==> flow/design.v <==
`timescale 1ns / 1ps
module dp_ram(
    input                         i_clk,
    input                         i_a_wr,
    input  [P_LOG2_RAM_DEPTH-1:0] i_a_addr,
    input          [P_DATA_W-1:0] i_a_data,
    output reg     [P_DATA_W-1:0] o_a_data,
    input                         i_b_wr,
    input  [P_LOG2_RAM_DEPTH-1:0] i_b_addr,
    input          [P_DATA_W-1:0] i_b_data,
    output reg     [P_DATA_W-1:0] o_b_data
    );
   function integer log2;
      input [31:0] value;
      begin
	 value = value-1;
	 for (log2=0; value>0; log2=log2+1)
	   value = value>>1;
      end
   endfunction
   parameter P_DATA_W    = 640;
   parameter P_LOG2_RAM_DEPTH = 9;
   reg [P_DATA_W-1:0] mem [0:2**P_LOG2_RAM_DEPTH-1];
   always @(posedge i_clk) 
   begin
      o_a_data         <= mem[i_a_addr];
      if(i_a_wr) begin
         o_a_data      <= i_a_data;
         mem[i_a_addr] <= i_a_data;
      end
   end
   always @(posedge i_clk) 
   begin
      o_b_data         <= mem[i_b_addr];
      if(i_b_wr) begin
         o_b_data      <= i_b_data;
         mem[i_b_addr] <= i_b_data;
      end
   end
endmodule
`timescale 1ns / 1ps
module fifo(
    input                 i_clk,
    input                 i_reset,
    input  [P_DATA_W-1:0] i_data,
    input                 i_read,
    input                 i_write,
    output [P_DATA_W-1:0] o_data,
    output                o_empty,
    output                o_full
    );
   parameter  P_DATA_W = 11;
   parameter  P_ADDR_W = 8;
   localparam P_DEPTH  = (1 << P_ADDR_W);
   reg  [P_ADDR_W-1:0] wr_addr;
   reg  [P_ADDR_W-1:0] rd_addr;
   reg  [P_DATA_W-1:0] output_data;
   wire [P_DATA_W-1:0] ram_data;
   reg  [P_ADDR_W-1:0] counter;
   assign o_full  = (counter == (P_DEPTH-1));
   assign o_empty = (counter == 0);
   assign o_data  = ram_data; 
   always @(posedge i_clk)
   begin
      if (i_reset) begin
         wr_addr <= 0;
      end else if (i_write) begin
         wr_addr <= wr_addr+1;
      end
   end
   always @(posedge i_clk)
   begin
      if (i_reset) begin
         rd_addr <= 0;
      end else if (i_read) begin
         rd_addr <= rd_addr+1;
      end
   end
   always @(posedge i_clk)
   begin
      if (i_reset) begin
         counter <= 0;
      end else if (i_read && !i_write) begin
         counter <= counter-1;
      end else if (i_write && !i_read) begin
         counter <= counter+1;
      end
   end
   dp_ram #(
      .P_DATA_W(P_DATA_W),
      .P_LOG2_RAM_DEPTH(P_ADDR_W)
      ) buffer (
         .i_clk(i_clk),
         .i_a_wr(i_write),
         .i_a_addr(wr_addr),
         .i_a_data(i_data),
         .o_a_data(),
         .i_b_wr(1'b0),
         .i_b_addr(rd_addr),
         .i_b_data(0),
         .o_b_data(ram_data)
    );
endmodule
`timescale 1ns / 1ps
module bresenham(
      input                        i_clk,
      input                        i_reset,
      input      [P_X_COORD_W-1:0] i_x0,
      input      [P_X_COORD_W-1:0] i_x1,
      input      [P_Y_COORD_W-1:0] i_y0,
      input      [P_Y_COORD_W-1:0] i_y1,
      input                        i_load_vals,
      output reg [P_X_COORD_W-1:0] o_x_val,
      output reg [P_Y_COORD_W-1:0] o_y_val,
      output                       o_vals_rdy,
      output                       o_waiting
    );
   parameter  P_X_COORD_W                 = 11;
   parameter  P_Y_COORD_W                 = 11;
   localparam P_ERROR_W                   = (P_X_COORD_W>P_Y_COORD_W) ? P_X_COORD_W : P_Y_COORD_W;
   localparam STATE__WAITING              = 0;
   localparam STATE__SETUP_IS_STEEP       = 1;
   localparam STATE__SETUP_REV_COORDS     = 2;
   localparam STATE__SETUP_ERROR_AND_STEP = 3;
   localparam STATE__DRAWING              = 4;
   reg                    [2:0] curr_state, next_state;
   reg signed [P_X_COORD_W-1:0] x, x0, x1;
   reg signed [P_Y_COORD_W-1:0] y, y0, y1;
   reg signed [P_X_COORD_W-1:0] delta_x;
   reg signed [P_X_COORD_W-1:0] delta_y;
   reg signed   [P_ERROR_W-1:0] error;
   reg signed             [1:0] ystep;
   reg                          steep;
   reg                          vals_rdy;
   reg                          waiting;
   assign o_vals_rdy   = vals_rdy;
   assign o_waiting    = (curr_state == STATE__WAITING) ? 1'b1 : 1'b0;
   always @(posedge i_clk)
   begin
      if (i_reset) begin
         x              <= 'b0;
         x0             <= 'b0;
         x1             <= 'b0;
         y              <= 'b0;
         y0             <= 'b0;
         y1             <= 'b0;
         error          <= 'b0;
         curr_state     <= STATE__WAITING;
      end else begin
         vals_rdy       <= 0;
         x0             <= x0;
         x1             <= x1;
         y0             <= y0;
         y1             <= y1;
         error          <= error;
         curr_state     <= next_state;
         case (curr_state)
            STATE__WAITING : begin
               if (i_load_vals) begin
                  x0    <= i_x0;
                  x1    <= i_x1;
                  y0    <= i_y0;
                  y1    <= i_y1;
                  error <= 'b0;
               end
            end
            STATE__SETUP_IS_STEEP : begin
               if (y1 > y0) begin
                  if (x1 > x0) begin 
                     steep <= (y1-y0) > (x1-x0);
                  end else begin
                     steep <= (y1-y0) > (x0-x1);
                  end
               end else begin
                  if (x1 > x0) begin 
                     steep <= (y0-y1) > (x1-x0);
                  end else begin
                     steep <= (y0-y1) > (x0-x1);
                  end
               end
            end
            STATE__SETUP_REV_COORDS : begin
               if (steep) begin
                  if (y0 > y1) begin
                     x0      <= y1;
                     x1      <= y0;
                     y0      <= x1;
                     y1      <= x0;
                     delta_x <= y0-y1;
                     delta_y <= (x1>x0 ? x1-x0 : x0-x1);
                  end else begin
                     x0      <= y0;
                     x1      <= y1;
                     y0      <= x0;
                     y1      <= x1;
                     delta_x <= y1-y0;
                     delta_y <= (x1>x0 ? x1-x0 : x0-x1);
                  end
               end else begin
                  if (x0 > x1) begin
                     x0      <= x1;
                     x1      <= x0;
                     y0      <= y1;
                     y1      <= y0;
                     delta_x <= x0-x1;
                     delta_y <= (y1>y0 ? y1-y0 : y0-y1);
                  end else begin
                     delta_x <= x1-x0;
                     delta_y <= (y1>y0 ? y1-y0 : y0-y1);
                  end
               end
            end
            STATE__SETUP_ERROR_AND_STEP : begin
               error <= delta_x >>> 1;
               ystep <= (y0<y1 ? 1 : -1);
               x     <= x0;
               y     <= y0;
            end
            STATE__DRAWING : begin
               if (steep) begin
                  o_x_val <= y;
                  o_y_val <= x;
               end else begin
                  o_x_val <= x;
                  o_y_val <= y;
               end
               x <= x+1;
               if (error-delta_y < 0) begin
                  error <= error-delta_y + delta_x;
                  y     <= y+ystep;
               end else begin
                  error <= error-delta_y;
               end
               vals_rdy <= 1;
            end
         endcase
      end
   end
   always @(curr_state, i_load_vals, x, x1)
   begin
      next_state = curr_state;
      case(curr_state)
         STATE__WAITING : begin
            if (i_load_vals) begin
               next_state = STATE__SETUP_IS_STEEP;
            end 
         end
         STATE__SETUP_IS_STEEP : begin
            next_state = STATE__SETUP_REV_COORDS;
         end
         STATE__SETUP_REV_COORDS : begin
            next_state = STATE__SETUP_ERROR_AND_STEP;
         end
         STATE__SETUP_ERROR_AND_STEP : begin
            next_state = STATE__DRAWING;
         end
         STATE__DRAWING : begin
            if (x == x1) begin
               next_state = STATE__WAITING;
            end 
         end         
      endcase
   end
endmodule
`timescale 1ns / 1ps
module draw_lines(
      input                                      i_clk,
      input                                      i_reset,
      input                    [P_X_COORD_W-1:0] i_x0,
      input                    [P_X_COORD_W-1:0] i_x1,
      input                    [P_Y_COORD_W-1:0] i_y0,
      input                    [P_Y_COORD_W-1:0] i_y1,
      input                                      i_start,
      input                                      i_load_fifo,
      output                                     o_waiting,
      output                                     o_fifo_full,
      output                                     o_wr,
      output                [P_LOG2_RAM_DEPTH-1:0] o_addr
    );
    parameter P_X_COORD_W = 11;
    parameter P_Y_COORD_W = 11;
    parameter P_SCREEN_W = 640;
    parameter P_SCREEN_H = 480;
    parameter P_DATA_W = 1;
    parameter P_LOG2_RAM_DEPTH = 19;
    parameter P_FIFO_ADDR_W = 4;
    localparam STATE__WAITING = 0;
    localparam STATE__CLEAR   = 1;
    localparam STATE__LOAD    = 2;
    localparam STATE__DRAW    = 3;
    reg [1:0] curr_state;
    reg [1:0] next_state;
    wire [P_LOG2_RAM_DEPTH-1:0] bres_addr;
    reg  [P_LOG2_RAM_DEPTH-1:0] buffer_addr;
    wire bres_wr;
    reg  buffer_wr;
    wire [P_DATA_W-1:0] bres_data;
    reg  [P_DATA_W-1:0] buffer_data;
    wire                   bres_waiting;
    wire                   load_vals;
    wire [P_X_COORD_W-1:0] fifo_x0;
    wire [P_X_COORD_W-1:0] fifo_x1;
    wire [P_Y_COORD_W-1:0] fifo_y0;
    wire [P_Y_COORD_W-1:0] fifo_y1;
    wire     [P_X_COORD_W-1:0] x_val;
    wire     [P_Y_COORD_W-1:0] y_val;
    wire fifo_empty;
    wire fifo_full;
    assign o_fifo_full = fifo_full;
    assign o_waiting  = (curr_state == STATE__WAITING) ? 1'b1 : 1'b0;
    fifo #(.P_DATA_W(P_X_COORD_W), .P_ADDR_W(P_FIFO_ADDR_W)) x0_in_buffer (
		.i_clk(i_clk), 
		.i_reset(i_reset), 
		.i_data(i_x0), 
		.i_read(load_vals), 
		.i_write(i_load_fifo), 
		.o_data(fifo_x0), 
		.o_empty(fifo_empty), 
		.o_full(fifo_full)
	 );
    fifo #(.P_DATA_W(P_X_COORD_W), .P_ADDR_W(P_FIFO_ADDR_W)) x1_in_buffer (
		.i_clk(i_clk), 
		.i_reset(i_reset), 
		.i_data(i_x1), 
		.i_read(load_vals), 
		.i_write(i_load_fifo), 
		.o_data(fifo_x1), 
		.o_empty(), 
		.o_full()
	 );
    fifo #(.P_DATA_W(P_Y_COORD_W), .P_ADDR_W(P_FIFO_ADDR_W)) y0_in_buffer (
		.i_clk(i_clk), 
		.i_reset(i_reset), 
		.i_data(i_y0), 
		.i_read(load_vals), 
		.i_write(i_load_fifo), 
		.o_data(fifo_y0), 
		.o_empty(), 
		.o_full()
	 );
    fifo #(.P_DATA_W(P_Y_COORD_W), .P_ADDR_W(P_FIFO_ADDR_W)) y1_in_buffer (
		.i_clk(i_clk), 
		.i_reset(i_reset), 
		.i_data(i_y1), 
		.i_read(load_vals), 
		.i_write(i_load_fifo), 
		.o_data(fifo_y1), 
		.o_empty(), 
		.o_full()
	 );
    always @(posedge i_clk) 
    begin
      if (i_reset) begin
         curr_state <= STATE__WAITING;
      end else begin
         curr_state <= next_state;
      end
    end
   always @(curr_state, i_start, bres_waiting, fifo_empty)
   begin
      next_state = curr_state;
      case(curr_state)
         STATE__WAITING : begin
            if (i_start == 1'b1) begin
               next_state = STATE__LOAD;
            end
         end
         STATE__LOAD : begin
            next_state = STATE__DRAW;
         end
         STATE__DRAW : begin
            if (bres_waiting && fifo_empty) begin
               next_state = STATE__WAITING;
            end else if (~fifo_empty && bres_waiting) begin
               next_state = STATE__LOAD;
            end
         end
      endcase
   end
	bresenham bres (
		.i_clk(i_clk), 
		.i_reset(i_reset), 
		.i_x0(fifo_x0), 
		.i_x1(fifo_x1), 
		.i_y0(fifo_y0), 
		.i_y1(fifo_y1), 
		.i_load_vals(load_vals), 
      .o_x_val(x_val),
      .o_y_val(y_val),
		.o_vals_rdy(bres_wr),
      .o_waiting(bres_waiting)
	);
   assign load_vals = (curr_state == STATE__LOAD) ? 1'b1 : 1'b0;
   assign o_wr   = buffer_wr;
   assign o_addr = buffer_addr;
   assign bres_addr  = P_SCREEN_W*y_val+x_val;
   assign bres_data  = 1;
   always @(bres_addr, 
            bres_wr, 
            bres_data, 
            curr_state)
   begin
      case (curr_state)
         STATE__DRAW : begin
            buffer_wr   = bres_wr;
            buffer_addr = bres_addr;
            buffer_data = bres_data;
         end
         default : begin
            buffer_wr   = 1'b0;
            buffer_addr = 0;
            buffer_data = 0;
         end
      endcase
   end
endmodule
==> Reports on draw_lines <==
Tool output for the design above, in the order of the flow.
Line numbers count from 1 in the design file above.
{ "design": {"top": "draw_lines", "clock_port": "i_clk", "library": "sky130hd", "corner": "tt_025C_1v80"} }

==> Word level <==
Counts by Yosys on the flattened word-level netlist (proc, flatten, opt, wreduce; memories kept). Register bits leave out memories and registers merged into their read ports (data or address). Print and check cells are left out.
Yosys's memory passes give these memory sizes; they may raise the number of words (mostly to a power of two), join words into wider ones and drop unused or constant bits.
{ "word_totals": {"ff_bits": 166, "wordCells": 162, "inputBits": 48, "output_inout_bits": 22, "clocked_rd_ports_x_width": 44, "latch_bits": 0, "mem_count": 4, "ram_bits": 704, "mem_bits_ro": 0} }
{ "classes": {"n_addsub": 20, "reduce_logical": 24, "muxes": 62, "n_cmp": 10, "shift": 0, "div": 0, "equal": 14, "n_mul": 1, "bitwise": 2} }
{ "memory_table": {"columns": ["name", "words", "width", "read_ports", "write_ports", "line", "text"], "rows": [
  ["x0_in_buffer.buffer.mem", 16, 11, 1, 1, 23, "reg [P_DATA_W-1:0] mem [0:2**P_LOG2_RAM_DEPTH-1];"],
  ["x1_in_buffer.buffer.mem", 16, 11, 1, 1, 23, null],
  ["y0_in_buffer.buffer.mem", 16, 11, 1, 1, 23, null],
  ["y1_in_buffer.buffer.mem", 16, 11, 1, 1, 23, null]
]} }
{ "ops": {"columns": ["cell", "count"], "rows": [
  ["11-bit 2-to-1 mux", 31],
  ["11-bit case mux with 2-bit select", 6],
  ["11-bit > comparator", 8],
  ["11-bit subtractor", 5],
  ["3-bit by 11-bit multiplier with 12-bit output (first input constant)", 1],
  ["4-bit by 1-bit adder with 4-bit output (second input constant)", 9],
  ["11-bit case mux with 3-bit select", 1],
  ["32-bit by 1-bit less-than comparator with 1-bit output (second input constant)", 1],
  ["4-bit 2-to-1 mux", 6],
  ["19-bit by 11-bit adder with 19-bit output", 1],
  ["19-bit 2-to-1 mux", 1],
  ["3-bit case mux with 5-bit select", 1],
  ["11-bit by 11-bit subtractor with 12-bit output", 1],
  ["2-bit AND reduction", 6],
  ["11-bit adder", 1],
  ["11-bit less-than comparator", 1],
  ["11-bit equality test", 1],
  ["11-bit by 2-bit adder with 11-bit output", 1],
  ["11-bit by 2-bit adder with 11-bit output (second input constant)", 1],
  ["3-bit AND reduction", 3],
  ["1-bit 2-to-1 mux", 9],
  ["2-bit 2-to-1 mux", 4],
  ["2-bit nonzero test", 3],
  ["3-bit by 2-bit equality test with 1-bit output (second input constant)", 2],
  ["3-bit nonzero test", 2],
  ["2-bit case mux with 3-bit select", 1],
  ["3-bit 2-to-1 mux", 2],
  ["5-bit nonzero test", 1]
]} }
Not listed: further kinds 15, cells in them 23.

==> Logic depth <==
Longest topological path by Yosys (ltp), each cell counted once; first at word level (registers and memories cut), then after technology mapping (sequential cells cut; the memories' decode and read muxes count).
{ "depth": {"depth_word": 6, "ABC_AREA": 0, "mapped_depth": 20, "ltp_nobuf": 20} }

==> After synthesis <==
The flow's flattened synthesis, as Yosys stat reports it; memories are mapped. The netlist is that of the ABC_AREA named above (0 if unset); the other value can give another one.
{ "mapped": {"seq_area_mm2": 0.0258548, "area_mm2": 0.0422017, "n_buf": 141, "stdcells": 2724, "flip_flops": 916} }
{ "types": {"columns": ["type", "count", "type_area_um2"], "rows": [
  ["sky130_fd_sc_hd__edfxtp_1", 751, 2.26E+04],
  ["sky130_fd_sc_hd__mux4_2", 220, 4.95E+03],
  ["sky130_fd_sc_hd__dfxtp_1", 165, 3.3E+03],
  ["sky130_fd_sc_hd__ha_1", 156, 1.95E+03],
  ["sky130_fd_sc_hd__mux2i_1", 89, 890.854],
  ["sky130_fd_sc_hd__xnor2_1", 72, 630.605],
  ["sky130_fd_sc_hd__and2_1", 85, 531.76],
  ["sky130_fd_sc_hd__a22oi_2", 40, 500.48],
  ["sky130_fd_sc_hd__a21oi_1", 98, 490.47],
  ["sky130_fd_sc_hd__inv_1", 130, 487.968],
  ["sky130_fd_sc_hd__nor2_1", 126, 472.954],
  ["sky130_fd_sc_hd__o22ai_2", 37, 462.944],
  ["sky130_fd_sc_hd__nand2_1", 121, 454.186],
  ["sky130_fd_sc_hd__o221ai_1", 46, 402.886],
  ["sky130_fd_sc_hd__xor2_1", 39, 341.578],
  ["sky130_fd_sc_hd__clkbuf_1", 71, 266.506],
  ["sky130_fd_sc_hd__o21ai_0", 49, 245.235],
  ["sky130_fd_sc_hd__mux2_2", 20, 225.216]
]} }
Other cell types: 64; their cells: 409.
By module: a second synthesis without flattening, with its own total; a netlist apart from the flattened one above.
{ "unflattened": {"hier_cells": 5760, "area_unflattened_mm2": 0.0593832} }
Rows give one instance, submodules left out.
{ "modules": {"columns": ["mod", "n_cells", "instances", "area_mm2", "mod_seq_area_mm2"], "rows": [
  ["dp_ram", 972, 4, 0.0109855, 0.0057255],
  ["bresenham", 1489, 1, 0.0120403, 0.0030529],
  ["fifo", 64, 4, 0.0005943, 0.0002402],
  ["draw_lines", 127, 1, 0.0010235, 0.0000601]
]} }

==> Timing after synthesis <==
Source: OpenSTA report_checks on the synthesized netlist (no wires, ideal clock, input and output delay 20% of the period each), path of least setup slack; recovery checks are left aside. Register names are those of the netlist, which keeps one name where synthesis merged equal registers.
{ "synth_path": {"kind": "register to register", "from": "reg bres.y1[0]", "to": "reg bres.steep", "t_first_pin_ns": 0.000, "driving_pins": 20, "path_slack_ns": 1.223, "required_time_ns": 4.730, "n_path_buf": 0, "period_ns": 5.0, "path_delay_ns": 3.777, "setup_ns": 0.270, "arrival_time_ns": 3.507, "synth_period_reached_ns": 3.777} }
"path_delay_ns" = arrival - input delay + setup time.
"driving_pins": output pins that drive a net of the path, with the launching flip-flop's if there is one; two outputs of one cell count as two.
"synth_period_reached_ns" is the clock period less the worst setup slack; recovery checks do not enter. This is arithmetic on one report: input and output delays are still those of the set period (20% each).
The rows between start and end are the longest chain of elaborated cells between them; the timing report does not say that the signal goes this way. Where chains are equally long, one stands for them.
A line is the first line of the expression or statement that the cell stems from. Yosys adds cells for indexed reads and writes and turns some case tables into memories.
At most two assigning lines are given for a register; there are more.
{ "synth_via": {"path_cell_list": "sky130_fd_sc_hd__dfxtp_1 > sky130_fd_sc_hd__inv_1 > sky130_fd_sc_hd__ha_1 > sky130_fd_sc_hd__inv_1 > sky130_fd_sc_hd__fa_1 > sky130_fd_sc_hd__a21o_1 > sky130_fd_sc_hd__a21oi_1 > sky130_fd_sc_hd__o21bai_1 > sky130_fd_sc_hd__a21oi_1 > sky130_fd_sc_hd__nor2_1 > sky130_fd_sc_hd__a211o_1 > sky130_fd_sc_hd__xnor2_1 > sky130_fd_sc_hd__ha_1 > sky130_fd_sc_hd__nand4_1 > sky130_fd_sc_hd__nor3_1 > sky130_fd_sc_hd__a21oi_1 > sky130_fd_sc_hd__maj3_1 > sky130_fd_sc_hd__a21oi_1 > sky130_fd_sc_hd__o221a_1 > sky130_fd_sc_hd__a211oi_2", "elab_chain_len": 4, "cone_cells": 10, "cone_classes": "add/sub: 2; compare: 5; mux: 3"} }
{ "synth_lines": {"columns": ["element", "line", "text"], "rows": [
  ["start, declared", 128, "reg signed [P_Y_COORD_W-1:0] y, y0, y1;"],
  ["start, assigned", 154, "y1             <= y1;"],
  ["start, assigned", 163, "y1    <= i_y1;"],
  ["11-bit subtractor", 178, "steep <= (y0-y1) > (x0-x1);"],
  ["11-bit > comparator", 178, null],
  ["1-bit 2-to-1 mux", 175, "if (x1 > x0) begin"],
  ["1-bit 2-to-1 mux", 168, "if (y1 > y0) begin"],
  ["end, assigned", 170, "steep <= (y1-y0) > (x1-x0);"],
  ["end, assigned", 172, "steep <= (y1-y0) > (x0-x1);"],
  ["end, declared", 133, "reg                          steep;"]
]} }

==> Worst path after layout <==
From the final timing report of record 1: the path of least setup slack in the routed layout; clock arrival at registers is part of the times.
{ "layout_path": {"kind": "register to output", "from": "reg bres.o_y_val[1]", "to": "out o_addr[18]", "arrival_time_ns": 4.00, "required_time_ns": 4.77, "path_slack_ns": 0.77, "driving_pins": 15, "period_ns": 5.96, "n_path_buf": 1, "output_delay_ns": 1.19, "t_first_pin_ns": 0.63} }
The rows between start and end are the longest chain of elaborated cells between them; the timing report does not say that the signal goes this way. Where chains are equally long, one stands for them.
{ "layout_via": {"path_cell_list": "sky130_fd_sc_hd__edfxtp_1 > sky130_fd_sc_hd__ha_1 > sky130_fd_sc_hd__ha_1 > sky130_fd_sc_hd__inv_1 > sky130_fd_sc_hd__fa_1 > sky130_fd_sc_hd__inv_1 > sky130_fd_sc_hd__a21oi_1 > sky130_fd_sc_hd__o21bai_1 > sky130_fd_sc_hd__xor2_1 > sky130_fd_sc_hd__and2_1 > sky130_fd_sc_hd__nand3_1 > sky130_fd_sc_hd__nor3_1 > sky130_fd_sc_hd__xnor2_1 > sky130_fd_sc_hd__and2_1 > sky130_fd_sc_hd__clkdlybuf4s50_1", "elab_chain_len": 3, "cone_cells": 3, "cone_lines": 2, "cone_classes": "add/sub: 1; mul: 1; mux: 1"} }
{ "layout_lines": {"columns": ["element", "line", "text"], "rows": [
  ["start, declared", 114, "output reg [P_Y_COORD_W-1:0] o_y_val,"],
  ["start, assigned", 222, "o_y_val <= x;"],
  ["start, assigned", 225, "o_y_val <= y;"],
  ["3-bit by 11-bit multiplier with 12-bit output", 396, "assign bres_addr  = P_SCREEN_W*y_val+x_val;"],
  ["19-bit by 11-bit adder with 19-bit output", 396, null],
  ["19-bit 2-to-1 mux", 403, "case (curr_state)"],
  ["end, declared", 278, "output                [P_LOG2_RAM_DEPTH-1:0] o_addr"]
]} }

Below are 3 stored runs of the flow (Yosys, OpenROAD; platform sky130hd) on draw_lines, each with its settings and what was measured, unordered. Constraints: input delay and output delay 20% of the set period each, output load 0.01 pF.
"achieved_period_ns": clock period set for the run, less the worst setup slack. It is reckoned from that one timing run; input and output delays stay at 20% of the period that was set.
By "worst_setup_path_time_ns" is meant the share of the clock period that the worst setup path is allowed (20% is reserved at inputs, 20% at outputs), minus its slack. Clock arrival times at its registers enter into it.
"power_w" is the tool's figure for a default switching activity; nothing was simulated.

Record 1
==> flow/run.sh <==
#!/bin/bash
# the make line also repeats the synthesis and layout settings of config.mk as NAME=value (left out here)
make -C /OpenROAD-flow-scripts/flow DESIGN_CONFIG=/design/flow/config.mk WORK_HOME=/design/flow/orfs CLKGATE_MAP_FILE= finish
==> flow/config.mk <==
export PLATFORM = sky130hd
export DESIGN_NAME = draw_lines
export DESIGN_NICKNAME = draw_lines
export VERILOG_FILES = /design/flow/design.v
export SDC_FILE = /design/flow/constraint.sdc
export NUM_CORES = 4
export LEC_CHECK = 0
export ABC_AREA = 0
export CAP_MARGIN = 20
export CELL_PAD_IN_SITES_GLOBAL_PLACEMENT = 1
export CORE_MARGIN = 9
export CORE_UTILIZATION = 61
export GPL_ROUTABILITY_DRIVEN = 1
export GPL_TIMING_DRIVEN = 1
export MAX_ROUTING_LAYER = met5
export PLACE_DENSITY = 0.75
export SETUP_SLACK_MARGIN = -0.23
export SLEW_MARGIN = 20
export TNS_END_PERCENT = 65
==> flow/constraint.sdc <==
create_clock -name core_clock -period 5.96 [get_ports {i_clk}]
set_input_delay 1.1920 -clock core_clock [delete_from_list [all_inputs] [get_ports {i_clk}]]
set_output_delay 1.1920 -clock core_clock [all_outputs]
set_load 0.01 [all_outputs]

==> results of record 1, as JSON <==
{
  "power_w": 0.01649,
  "yosys.chip_area_mm2": 0.0422017,
  "post_route_util_pct": 67.5,
  "worstSetupSlack_ns": 0.767,
  "worst_setup_path_time_ns": 4.00,
  "timing.worst_path_kind": "register to output",
  "final_die_area_mm2": 0.0789751,
  "setup_tns_ns": 0.000,
  "holdWs_ns": 0.488,
  "achieved_period_ns": 5.193,
  "finalCellArea_mm2": 0.0463282
}

Record 2
==> flow/run.sh <==
#!/bin/bash
# the make line also repeats the synthesis and layout settings of config.mk as NAME=value (left out here)
make -C /OpenROAD-flow-scripts/flow DESIGN_CONFIG=/design/flow/config.mk WORK_HOME=/design/flow/orfs CLKGATE_MAP_FILE= finish
==> flow/config.mk <==
export PLATFORM = sky130hd
export DESIGN_NAME = draw_lines
export DESIGN_NICKNAME = draw_lines
export VERILOG_FILES = /design/flow/design.v
export SDC_FILE = /design/flow/constraint.sdc
export NUM_CORES = 4
export LEC_CHECK = 0
export ABC_AREA = 1
export CAP_MARGIN = 0
export CORE_MARGIN = 5
export CORE_UTILIZATION = 70
export CTS_CLUSTER_DIAMETER = 156
export CTS_CLUSTER_SIZE = 74
export GPL_ROUTABILITY_DRIVEN = 0
export GPL_TIMING_DRIVEN = 1
export PLACE_DENSITY = 0.7
export SETUP_SLACK_MARGIN = 0.48
export SLEW_MARGIN = 35
==> flow/constraint.sdc <==
create_clock -name core_clock -period 5.31 [get_ports {i_clk}]
set_input_delay 1.0620 -clock core_clock [delete_from_list [all_inputs] [get_ports {i_clk}]]
set_output_delay 1.0620 -clock core_clock [all_outputs]
set_load 0.01 [all_outputs]

==> results of record 2, as JSON <==
{
  "power_w": 0.015662,
  "yosys.chip_area_mm2": 0.0436431,
  "post_route_util_pct": 73.6,
  "worstSetupSlack_ns": 0.650,
  "worst_setup_path_time_ns": 3.60,
  "timing.worst_path_kind": "register to output",
  "final_die_area_mm2": 0.0674415,
  "setup_tns_ns": 0.000,
  "holdWs_ns": 0.509,
  "achieved_period_ns": 4.660,
  "finalCellArea_mm2": 0.0454173
}

Record 3
==> flow/run.sh <==
#!/bin/bash
# the make line also repeats the synthesis and layout settings of config.mk as NAME=value (left out here)
make -C /OpenROAD-flow-scripts/flow DESIGN_CONFIG=/design/flow/config.mk WORK_HOME=/design/flow/orfs CLKGATE_MAP_FILE= finish
==> flow/config.mk <==
export PLATFORM = sky130hd
export DESIGN_NAME = draw_lines
export DESIGN_NICKNAME = draw_lines
export VERILOG_FILES = /design/flow/design.v
export SDC_FILE = /design/flow/constraint.sdc
export NUM_CORES = 4
export LEC_CHECK = 0
export CAP_MARGIN = 0
export CORE_MARGIN = 2
export CORE_UTILIZATION = 70
export CTS_CLUSTER_DIAMETER = 156
export CTS_CLUSTER_SIZE = 74
export GPL_ROUTABILITY_DRIVEN = 0
export GPL_TIMING_DRIVEN = 0
export PLACE_DENSITY = 0.7
export SETUP_SLACK_MARGIN = 0.48
export SLEW_MARGIN = 35
==> flow/constraint.sdc <==
create_clock -name core_clock -period 5.31 [get_ports {i_clk}]
set_input_delay 1.0620 -clock core_clock [delete_from_list [all_inputs] [get_ports {i_clk}]]
set_output_delay 1.0620 -clock core_clock [all_outputs]
set_load 0.01 [all_outputs]

==> results of record 3, as JSON <==
{
  "power_w": 0.015259,
  "yosys.chip_area_mm2": 0.0422017,
  "post_route_util_pct": 74.3,
  "worstSetupSlack_ns": 0.719,
  "worst_setup_path_time_ns": 3.53,
  "timing.worst_path_kind": "register to output",
  "final_die_area_mm2": 0.0622677,
  "setup_tns_ns": 0.000,
  "holdWs_ns": 0.508,
  "achieved_period_ns": 4.591,
  "finalCellArea_mm2": 0.0445665
}
